==> flow/design.v <==
module geofence ( clk,reset,X,Y,valid,is_inside);
input clk;
input reset;
input [9:0] X;
input [9:0] Y;
output reg valid;
output is_inside;
reg [2:0]state, next_state;
parameter IDLE = 3'd0,
	  READ = 3'd1,
      SORTING = 3'd2,
	  CAL = 3'd3,
	  OUT = 3'd4,
      BUFFF = 3'd5;
reg [2:0] sort_cnt;
reg [2:0] cnt;
reg [9:0] tmp_x[0:5];
reg [9:0] tmp_y[0:5];
reg [9:0] target_x;
reg [9:0] target_y;
reg [2:0] sort_idx;
reg signed [10:0] buf1;
reg signed [10:0] buf2;
reg signed [21:0] tmp;
reg done;
wire signed [21:0]mul;
assign mul = buf1 * buf2;
reg [5:0] result;
assign is_inside = &result | &(~result);
always@(posedge clk or posedge reset)begin
    if(reset)
        state <= IDLE;
    else 
        state <= next_state;
end
always@(*)begin
    if(reset)
        next_state = IDLE;
    else begin
        case(state)
            IDLE:
                next_state = READ;
            READ:begin
                if(done == 1) next_state = SORTING;
                else next_state = READ;  
            end
            SORTING:begin
                if(sort_idx == 0) next_state = CAL;
                else next_state = SORTING;
            end
            CAL:begin
                if(sort_idx == 6) next_state = OUT;
                else next_state = CAL;
            end 
            OUT:
                next_state = BUFFF;
            BUFFF:
                next_state = READ; 
            default:    next_state = IDLE;
        endcase
    end 
end
always@(posedge clk or posedge reset)begin
    if(reset)begin
        cnt <= 0;
        done <= 0;
        sort_cnt <= 1;
        sort_idx <= 4;
        valid <= 0;
    end
    else begin
        if(next_state == READ) begin
            valid <= 0;
            case(cnt)
                0:begin
                    target_x <= X;
                    target_y <= Y;
                end
                1:begin
                    tmp_x[0] <= X;
                    tmp_y[0] <= Y;
                end
                2:begin
                    tmp_x[1] <= X;
                    tmp_y[1] <= Y;
                end
                3:begin
                    tmp_x[2] <= X;
                    tmp_y[2] <= Y;
                end
                4:begin
                    tmp_x[3] <= X;
                    tmp_y[3] <= Y;
                end
                5:begin
                    tmp_x[4] <= X;
                    tmp_y[4] <= Y;
                end
                6:begin
                    tmp_x[5] <= X;
                    tmp_y[5] <= Y;
                end
            endcase
            if(cnt < 6)
                cnt <= cnt + 1;
            else begin
                cnt <= 0;
                done <= 1;
            end
        end
        else if(next_state == SORTING)begin
            done <= 0;
            case(cnt)
                0:begin
                    buf1 <= tmp_x[sort_cnt] - tmp_x[0];         
                    cnt <= cnt + 1;
                end
                1:begin      
                    buf2 <= tmp_y[sort_cnt+1] - tmp_y[0];    
                    cnt <= cnt + 1;
                end
                2:begin
                    tmp <= mul;
                    buf2 <= tmp_y[sort_cnt] - tmp_y[0];    
                    cnt <= cnt + 1;
                end
                3:begin
                    buf1 <= tmp_x[sort_cnt+1] - tmp_x[0];
                    cnt <= cnt + 1;
                end
                4:begin
                    if(tmp > mul)begin
                        cnt <= 5;
                    end
                    else begin
                        if(sort_cnt == sort_idx) begin
                            sort_idx <= sort_idx - 1;
                            sort_cnt <= 1;
                        end
                        else 
                            sort_cnt <= sort_cnt + 1;
                        cnt <= 0;
                    end
                end
                5:begin
                    tmp_x[sort_cnt] <= tmp_x[sort_cnt+1];
                    tmp_x[sort_cnt+1] <= tmp_x[sort_cnt];
                    tmp_y[sort_cnt] <= tmp_y[sort_cnt+1];
                    tmp_y[sort_cnt+1] <= tmp_y[sort_cnt];
                    if(sort_cnt == sort_idx) begin
                        sort_idx <= sort_idx - 1;
                        sort_cnt <= 1;
                    end
                    else 
                        sort_cnt <= sort_cnt + 1;
                    cnt <= 0;
                end
            endcase
        end
        else if(next_state == CAL)begin
            case(cnt)
            0:begin
                buf1 <= tmp_x[sort_idx] - target_x;
            end
            1:begin
                if(sort_idx == 5)
                    buf2 <= tmp_y[0] - target_y;
                else
                    buf2 <= tmp_y[sort_idx+1] - target_y;
            end
            2:begin
                tmp <= mul;
                buf2 <= tmp_y[sort_idx] - target_y;
            end
            3:begin
                if(sort_idx == 5)
                    buf1 <= tmp_x[0] - target_x;
                else
                    buf1 <= tmp_x[sort_idx+1] - target_x;
             end
            4:begin
                result[sort_idx] <= (tmp > mul);
                sort_idx <= sort_idx + 1;
            end
            endcase
            if(cnt < 4)begin
                cnt <= cnt + 1;
            end
            else 
                cnt <= 0;
        end
        else if(next_state == OUT)begin
            sort_idx <= 4;
            sort_cnt <= 1;
            cnt <= 0;
            valid <= 1;
        end
    end
end
endmodule
# ---- From RTL to reports: geofence
# Tool output for the design above before and after an edit, in the order of the flow.
# Lines under "before" count in the file above, lines under "after" in the edited file.
# "delta": "after" minus "before" as printed here.
# A cell with -- has no value.
dict set report design {
  top_module {geofence}
  clock {clk}
  library {sky130hd}
  pvt_corner {tt_025C_1v80}
}

# ---- The edit
# Unified diff, file above to edited file.
# This change comes from a script, not from a designer. The edited design behaves differently; no optimisation was intended.
# begin of diff
@@ -1,9 +1,11 @@
-module geofence ( clk,reset,X,Y,valid,is_inside);
+module geofence ( clk,reset,X,Y_i,valid,is_inside);
 input clk;
 input reset;
 input [9:0] X;
-input [9:0] Y;
+input [9:0] Y_i;
 output reg valid;
 output is_inside;
+reg [9:0] Y;
+always @(posedge clk) Y <= Y_i;
 reg [2:0]state, next_state;
 parameter IDLE = 3'd0,
# end of diff

# ---- After elaboration
# Source: Yosys, flattened and elaborated. Widths are those after wreduce. Registers that Yosys merges into a memory's read port (data or address) are not register bits. Print and check cells do not count. Equal cells are merged and count once.
# element before after delta
set bits {}
lappend bits {in_bits 22 22 0}
lappend bits {regBits 204 214 10}
lappend bits {out_inout_bits 2 2 0}
lappend bits {elab_cells 300 301 1}
# element before after delta
set classes {}
lappend classes {reduce_and_logical 41 41 0}
lappend classes {n_eq 50 50 0}
lappend classes {logic 8 8 0}
lappend classes {mul 1 1 0}
lappend classes {compare 3 3 0}
lappend classes {muxes 156 156 0}
lappend classes {n_shift 2 2 0}
lappend classes {addsub 15 15 0}
# operator before after delta
set op_table {}
lappend op_table {{10-bit 2-to-1 mux} 102 102 0}
lappend op_table {{3-bit 2-to-1 mux} 20 20 0}
lappend op_table {{3-bit equality test (second input constant)} 15 15 0}
lappend op_table {{3-bit by 2-bit equality test with 1-bit output (second input constant)} 14 14 0}
lappend op_table {{10-bit by 10-bit subtractor with 11-bit output} 10 10 0}
lappend op_table {{1-bit 2-to-1 mux} 8 8 0}
lappend op_table {{10-bit parallel mux with 6-bit select} 8 8 0}
lappend op_table {{5-bit AND reduction} 8 8 0}
lappend op_table {{3-bit by 1-bit equality test with 1-bit output (second input constant)} 7 7 0}
lappend op_table {{2-bit nonzero test} 7 7 0}
lappend op_table {{3-bit nonzero test} 7 7 0}
lappend op_table {{3-bit zero test} 6 6 0}
lappend op_table {{11-bit 2-to-1 mux} 6 6 0}
lappend op_table {{2-bit by 1-bit inequality test with 1-bit output (second input constant)} 5 5 0}
lappend op_table {{2-bit inequality test (second input constant)} 4 4 0}
lappend op_table {{11-bit parallel mux with 2-bit select} 4 4 0}
lappend op_table {{3-bit by 1-bit adder with 3-bit output (second input constant)} 3 3 0}
lappend op_table {{22-bit 2-to-1 mux} 3 3 0}
lappend op_table {{1-bit NOT} 3 3 0}
lappend op_table {{3-bit AND reduction} 3 3 0}
lappend op_table {{4-bit AND reduction} 3 3 0}
lappend op_table {{3-bit less-than comparator (second input constant)} 2 2 0}
lappend op_table {{6-bit NOT} 2 2 0}
lappend op_table {{3-bit parallel mux with 2-bit select} 2 2 0}
lappend op_table {{2-bit AND reduction} 2 2 0}
lappend op_table {{6-bit AND reduction} 2 2 0}
lappend op_table {{6-bit bitwise AND} 1 1 0}
lappend op_table {{3-bit equality test} 1 1 0}
# The list need not be complete.

# ---- Logic depth
# Depth = most cells in a row (Yosys ltp): at word level without a register or memory, in the mapped netlist without a sequential cell, where the memories' decode and read muxes count.
# element before after delta
set depth {}
lappend depth {word_depth 13 13 0}
lappend depth {ABC_AREA 0 0 --}
lappend depth {depth_mapped 30 30 0}
lappend depth {mapped_depth_nobuf 29 29 0}

# ---- Synthesis result
# Yosys stat after the flow's synthesis: flattened, memories mapped to cells. It holds for the ABC_AREA given above (unset counts as 0); a run with the other value may have another netlist.
# cell_type before after delta
set by_type {}
lappend by_type {sky130_fd_sc_hd__o21ai_0 43 186 143}
lappend by_type {sky130_fd_sc_hd__a21oi_1 102 221 119}
lappend by_type {sky130_fd_sc_hd__a31oi_1 157 39 -118}
lappend by_type {sky130_fd_sc_hd__nand2_1 441 357 -84}
lappend by_type {sky130_fd_sc_hd__mux2_2 69 22 -47}
lappend by_type {sky130_fd_sc_hd__a22o_1 23 45 22}
lappend by_type {sky130_fd_sc_hd__a221oi_1 46 25 -21}
lappend by_type {sky130_fd_sc_hd__a22oi_1 22 42 20}
lappend by_type {sky130_fd_sc_hd__o21ai_1 3 22 19}
lappend by_type {sky130_fd_sc_hd__nand4_1 11 26 15}
lappend by_type {sky130_fd_sc_hd__a21o_1 26 12 -14}
lappend by_type {sky130_fd_sc_hd__nor2_1 131 119 -12}
lappend by_type {sky130_fd_sc_hd__dfxtp_1 0 10 10}
lappend by_type {sky130_fd_sc_hd__nor3_1 18 25 7}
lappend by_type {sky130_fd_sc_hd__and2_1 64 59 -5}
lappend by_type {sky130_fd_sc_hd__mux2i_1 14 9 -5}
lappend by_type {sky130_fd_sc_hd__or3_1 9 4 -5}
lappend by_type {sky130_fd_sc_hd__a211oi_1 7 2 -5}
# The list need not be complete.
# element before after delta
set mapped {}
lappend mapped {seq_area_mm2 0.0061346 0.0063348 0.0002002}
lappend mapped {ffs 207 217 10}
lappend mapped {yosys_area_mm2 0.019794 0.0198303 0.0000363}
lappend mapped {mapped_cells 2234 2275 41}
lappend mapped {buf_cells 139 137 -2}

# ---- Worst setup path after synthesis
# Path of least setup slack by OpenSTA after synthesis, without wires, with an ideal clock, recovery checks aside; 20% of the period is set as input and as output delay. Where synthesis merged equal registers, the netlist keeps one of their names.
# element before after delta
set synth_path {}
lappend synth_path {path_type {flip-flop to flip-flop} {flip-flop to flip-flop} --}
lappend synth_path {from {register buf1[5]} {register buf1[5]} --}
lappend synth_path {to {register sort_cnt[1]} {register sort_idx[0]} --}
lappend synth_path {launch_ns 0.000 0.000 0.000}
lappend synth_path {clock_period_ns 8.0 8.0 0.0}
lappend synth_path {driving_pins 29 30 1}
lappend synth_path {path_buffers 1 1 0}
lappend synth_path {slack_ns 1.229 0.748 -0.481}
lappend synth_path {path_delay_ns 6.771 7.252 0.481}
lappend synth_path {required_ns 7.879 7.875 -0.004}
lappend synth_path {t_arrival_ns 6.650 7.127 0.477}
lappend synth_path {setup_ns 0.121 0.125 0.004}
lappend synth_path {period_less_setup_slack_ns 6.771 7.252 0.481}
# "path_delay_ns" = arrival - input delay + setup time.
# "driving_pins" counts driving pins, that of a launching flip-flop among them; a cell with two outputs on the path counts twice.
# "period_less_setup_slack_ns" is the clock period less the worst setup slack; recovery checks do not enter. This is arithmetic on one report: input and output delays are still those of the set period (20% each).
# Between the ends stands the longest chain of elaborated cells between them, by number of cells; it is not shown to be the way that was timed. Of several equally long chains one is given.
# Each line given opens the expression or statement behind the cell; cells for indexed reads and writes are added by Yosys, which also makes memories of some case tables.
# A register here has more assigning lines than the two given.
dict set report synth_via_before {
  cell_sequence {sky130_fd_sc_hd__edfxtp_1 sky130_fd_sc_hd__clkbuf_1 sky130_fd_sc_hd__and2_1 sky130_fd_sc_hd__fa_1 sky130_fd_sc_hd__inv_1 sky130_fd_sc_hd__fa_1 sky130_fd_sc_hd__inv_1 sky130_fd_sc_hd__fa_1 sky130_fd_sc_hd__fa_1 sky130_fd_sc_hd__inv_1 sky130_fd_sc_hd__fa_1 sky130_fd_sc_hd__inv_1 sky130_fd_sc_hd__ha_1 sky130_fd_sc_hd__a21o_1 sky130_fd_sc_hd__a21oi_1 sky130_fd_sc_hd__nand2_1 sky130_fd_sc_hd__o211ai_1 sky130_fd_sc_hd__a31oi_1 sky130_fd_sc_hd__a21o_1 sky130_fd_sc_hd__a21o_1 sky130_fd_sc_hd__xnor2_1 sky130_fd_sc_hd__ha_1 sky130_fd_sc_hd__nand4_1 sky130_fd_sc_hd__nor4_1 sky130_fd_sc_hd__a221oi_1 sky130_fd_sc_hd__a21oi_1 sky130_fd_sc_hd__nor2_1 sky130_fd_sc_hd__o211a_1 sky130_fd_sc_hd__a22o_1}
  elab_chain_len 5
  cone_cells 7
  classes_between {mul: 1; compare: 1; eq/ne: 1; mux: 3; reduce/logical: 1}
}
# element line
set synth_rtl_before {}
lappend synth_rtl_before {{start, declared} 22} ;# reg signed [10:0] buf1;
lappend synth_rtl_before {{start, assigned} 115} ;# buf1 <= tmp_x[sort_cnt] - tmp_x[0];
lappend synth_rtl_before {{start, assigned} 128} ;# buf1 <= tmp_x[sort_cnt+1] - tmp_x[0];
lappend synth_rtl_before {{11-bit by 11-bit multiplier with 22-bit output} 27} ;# assign mul = buf1 * buf2;
lappend synth_rtl_before {{22-bit greater-than comparator} 132} ;# if(tmp > mul)begin
lappend synth_rtl_before {{3-bit 2-to-1 mux} 132}
lappend synth_rtl_before {{3-bit parallel mux with 2-bit select} 113} ;# case(cnt)
lappend synth_rtl_before {{3-bit 2-to-1 mux} 111} ;# else if(next_state == SORTING)begin
lappend synth_rtl_before {{end, assigned} 141} ;# sort_cnt <= sort_cnt + 1;
lappend synth_rtl_before {{end, assigned} 155} ;# sort_cnt <= sort_cnt + 1;
lappend synth_rtl_before {{end, declared} 15} ;# reg [2:0] sort_cnt;
dict set report synth_via_after {
  cell_sequence {sky130_fd_sc_hd__edfxtp_1 sky130_fd_sc_hd__clkbuf_1 sky130_fd_sc_hd__and2_1 sky130_fd_sc_hd__fa_1 sky130_fd_sc_hd__inv_1 sky130_fd_sc_hd__fa_1 sky130_fd_sc_hd__inv_1 sky130_fd_sc_hd__fa_1 sky130_fd_sc_hd__fa_1 sky130_fd_sc_hd__inv_1 sky130_fd_sc_hd__fa_1 sky130_fd_sc_hd__inv_1 sky130_fd_sc_hd__ha_1 sky130_fd_sc_hd__nand2_1 sky130_fd_sc_hd__or4_1 sky130_fd_sc_hd__nand2_1 sky130_fd_sc_hd__o211ai_1 sky130_fd_sc_hd__a31oi_1 sky130_fd_sc_hd__a21o_1 sky130_fd_sc_hd__a21o_1 sky130_fd_sc_hd__xnor2_1 sky130_fd_sc_hd__ha_1 sky130_fd_sc_hd__nand4_1 sky130_fd_sc_hd__or4_4 sky130_fd_sc_hd__nor2_4 sky130_fd_sc_hd__nor2_2 sky130_fd_sc_hd__a311o_1 sky130_fd_sc_hd__a31oi_2 sky130_fd_sc_hd__o211a_4 sky130_fd_sc_hd__mux2_4}
  elab_chain_len 5
  cone_cells 7
  classes_between {mul: 1; compare: 1; eq/ne: 1; mux: 3; reduce/logical: 1}
}
# element line
set synth_rtl_after {}
lappend synth_rtl_after {{start, declared} 24} ;# reg signed [10:0] buf1;
lappend synth_rtl_after {{start, assigned} 117} ;# buf1 <= tmp_x[sort_cnt] - tmp_x[0];
lappend synth_rtl_after {{start, assigned} 130} ;# buf1 <= tmp_x[sort_cnt+1] - tmp_x[0];
lappend synth_rtl_after {{11-bit by 11-bit multiplier with 22-bit output} 29} ;# assign mul = buf1 * buf2;
lappend synth_rtl_after {{22-bit greater-than comparator} 134} ;# if(tmp > mul)begin
lappend synth_rtl_after {{3-bit 2-to-1 mux} 134}
lappend synth_rtl_after {{3-bit parallel mux with 2-bit select} 115} ;# case(cnt)
lappend synth_rtl_after {{3-bit 2-to-1 mux} 113} ;# else if(next_state == SORTING)begin
lappend synth_rtl_after {{end, assigned} 139} ;# sort_idx <= sort_idx - 1;
lappend synth_rtl_after {{end, assigned} 153} ;# sort_idx <= sort_idx - 1;
lappend synth_rtl_after {{end, declared} 23} ;# reg [2:0] sort_idx;

# ---- Path in the finished layout
# Path of least setup slack in the final report of the runs of pair A (OpenROAD, finished layout, wires in). Where an end is a register, its clock arrival counts in the times.
# element before after delta
set layout_path {}
lappend layout_path {path_type {flip-flop to flip-flop} {flip-flop to flip-flop} --}
lappend layout_path {from {register buf1[5]} {register buf2[3]} --}
lappend layout_path {to {register sort_cnt[1]} {register sort_idx[0]} --}
lappend layout_path {clock_period_ns 8.0 8.0 0.0}
lappend layout_path {required_ns 8.45 8.45 0.00}
lappend layout_path {setup_ns 0.11 0.11 0.00}
lappend layout_path {path_buffers 1 0 -1}
lappend layout_path {driving_pins 30 28 -2}
lappend layout_path {launch_ns 0.56 0.57 0.01}
lappend layout_path {t_arrival_ns 7.73 8.11 0.38}
lappend layout_path {slack_ns 0.72 0.34 -0.38}
# Between the ends stands the longest chain of elaborated cells between them, by number of cells; it is not shown to be the way that was timed. Of several equally long chains one is given.
# A register here has more assigning lines than the two given.
dict set report layout_via_before {
  cell_sequence {sky130_fd_sc_hd__edfxtp_1 sky130_fd_sc_hd__and2_1 sky130_fd_sc_hd__fa_1 sky130_fd_sc_hd__inv_1 sky130_fd_sc_hd__fa_1 sky130_fd_sc_hd__inv_1 sky130_fd_sc_hd__fa_1 sky130_fd_sc_hd__fa_1 sky130_fd_sc_hd__inv_1 sky130_fd_sc_hd__fa_1 sky130_fd_sc_hd__inv_1 sky130_fd_sc_hd__ha_1 sky130_fd_sc_hd__a21o_1 sky130_fd_sc_hd__a21oi_1 sky130_fd_sc_hd__nand2_1 sky130_fd_sc_hd__o211ai_1 sky130_fd_sc_hd__a31oi_1 sky130_fd_sc_hd__a21o_1 sky130_fd_sc_hd__a21o_1 sky130_fd_sc_hd__xnor2_1 sky130_fd_sc_hd__ha_1 sky130_fd_sc_hd__nand4_1 sky130_fd_sc_hd__nor4_1 sky130_fd_sc_hd__nand2_1 sky130_fd_sc_hd__o21ai_0 sky130_fd_sc_hd__a21oi_1 sky130_fd_sc_hd__buf_4 sky130_fd_sc_hd__o211ai_1 sky130_fd_sc_hd__o21ai_0 sky130_fd_sc_hd__a22o_1}
  elab_chain_len 5
  cone_cells 7
  classes_between {mul: 1; compare: 1; eq/ne: 1; mux: 3; reduce/logical: 1}
}
# element line
set layout_rtl_before {}
lappend layout_rtl_before {{start, declared} 22} ;# reg signed [10:0] buf1;
lappend layout_rtl_before {{start, assigned} 115} ;# buf1 <= tmp_x[sort_cnt] - tmp_x[0];
lappend layout_rtl_before {{start, assigned} 128} ;# buf1 <= tmp_x[sort_cnt+1] - tmp_x[0];
lappend layout_rtl_before {{11-bit by 11-bit multiplier with 22-bit output} 27} ;# assign mul = buf1 * buf2;
lappend layout_rtl_before {{22-bit greater-than comparator} 132} ;# if(tmp > mul)begin
lappend layout_rtl_before {{3-bit 2-to-1 mux} 132}
lappend layout_rtl_before {{3-bit parallel mux with 2-bit select} 113} ;# case(cnt)
lappend layout_rtl_before {{3-bit 2-to-1 mux} 111} ;# else if(next_state == SORTING)begin
lappend layout_rtl_before {{end, assigned} 141} ;# sort_cnt <= sort_cnt + 1;
lappend layout_rtl_before {{end, assigned} 155} ;# sort_cnt <= sort_cnt + 1;
lappend layout_rtl_before {{end, declared} 15} ;# reg [2:0] sort_cnt;
dict set report layout_via_after {
  cell_sequence {sky130_fd_sc_hd__edfxtp_1 sky130_fd_sc_hd__nand2_1 sky130_fd_sc_hd__fa_1 sky130_fd_sc_hd__inv_1 sky130_fd_sc_hd__fa_1 sky130_fd_sc_hd__fa_1 sky130_fd_sc_hd__fa_1 sky130_fd_sc_hd__inv_1 sky130_fd_sc_hd__fa_1 sky130_fd_sc_hd__inv_1 sky130_fd_sc_hd__ha_1 sky130_fd_sc_hd__nand2_1 sky130_fd_sc_hd__or4_1 sky130_fd_sc_hd__nand2_1 sky130_fd_sc_hd__o211ai_1 sky130_fd_sc_hd__a31oi_2 sky130_fd_sc_hd__a21o_1 sky130_fd_sc_hd__a21o_1 sky130_fd_sc_hd__xnor2_1 sky130_fd_sc_hd__ha_1 sky130_fd_sc_hd__nand4_1 sky130_fd_sc_hd__or4_4 sky130_fd_sc_hd__nor2_4 sky130_fd_sc_hd__nor2_2 sky130_fd_sc_hd__a311o_1 sky130_fd_sc_hd__a31oi_2 sky130_fd_sc_hd__o211a_4 sky130_fd_sc_hd__mux2_4}
  elab_chain_len 5
  cone_cells 7
  classes_between {mul: 1; compare: 1; eq/ne: 1; mux: 3; reduce/logical: 1}
}
# element line
set layout_rtl_after {}
lappend layout_rtl_after {{start, declared} 25} ;# reg signed [10:0] buf2;
lappend layout_rtl_after {{start, assigned} 121} ;# buf2 <= tmp_y[sort_cnt+1] - tmp_y[0];
lappend layout_rtl_after {{start, assigned} 126} ;# buf2 <= tmp_y[sort_cnt] - tmp_y[0];
lappend layout_rtl_after {{11-bit by 11-bit multiplier with 22-bit output} 29} ;# assign mul = buf1 * buf2;
lappend layout_rtl_after {{22-bit greater-than comparator} 134} ;# if(tmp > mul)begin
lappend layout_rtl_after {{3-bit 2-to-1 mux} 134}
lappend layout_rtl_after {{3-bit parallel mux with 2-bit select} 115} ;# case(cnt)
lappend layout_rtl_after {{3-bit 2-to-1 mux} 113} ;# else if(next_state == SORTING)begin
lappend layout_rtl_after {{end, assigned} 139} ;# sort_idx <= sort_idx - 1;
lappend layout_rtl_after {{end, assigned} 153} ;# sort_idx <= sort_idx - 1;
lappend layout_rtl_after {{end, declared} 23} ;# reg [2:0] sort_idx;

# ---- Flow runs
# Both versions went through the flow (Yosys, OpenROAD) with the same settings in each pair. Constraints: input delay and output delay 20% of the set period each, output load 0.01 pF.
dict set report settings_pair_A {
  period_ns 8.0
  CAP_MARGIN 20
  CORE_MARGIN 2
  CORE_UTILIZATION 40
  SLEW_MARGIN 20
}
# element before after delta
set measured_pair_A {}
lappend measured_pair_A {final_stdcell_area_mm2 0.0216107 0.0220612 0.0004505}
lappend measured_pair_A {fin_hold_ws_ns 0.484 0.438 -0.046}
lappend measured_pair_A {total_negative_slack_ns 0.000 0.000 0.000}
lappend measured_pair_A {achievedPeriod_ns 7.282 7.661 0.379}
lappend measured_pair_A {setup_worst_slack_ns 0.718 0.339 -0.379}
lappend measured_pair_A {synthesis_area_mm2 0.019794 0.0198303 0.0000363}
lappend measured_pair_A {die_mm2 0.0512796 0.0513725 0.0000929}
dict set report settings_pair_B {
  CORE_UTILIZATION 44
  CTS_CLUSTER_SIZE 97
  GPL_TIMING_DRIVEN 0
  MAX_ROUTING_LAYER {met5}
  PLACE_DENSITY 0.59
  TNS_END_PERCENT 60
  period_ns 4.19
  CAP_MARGIN 20
  CORE_MARGIN 2
  SLEW_MARGIN 20
}
# element before after delta
set measured_pair_B {}
lappend measured_pair_B {final_stdcell_area_mm2 0.0244122 0.0246949 0.0002827}
lappend measured_pair_B {fin_hold_ws_ns 0.552 0.450 -0.102}
lappend measured_pair_B {total_negative_slack_ns -47.750 -56.836 -9.086}
lappend measured_pair_B {achievedPeriod_ns 7.036 7.637 0.601}
lappend measured_pair_B {setup_worst_slack_ns -2.846 -3.447 -0.601}
lappend measured_pair_B {synthesis_area_mm2 0.019794 0.0198303 0.0000363}
lappend measured_pair_B {die_mm2 0.0466992 0.0467835 0.0000843}
# "achievedPeriod_ns": clock period set for the run, less the worst setup slack. It is reckoned from that one timing run; input and output delays stay at 20% of the period that was set.
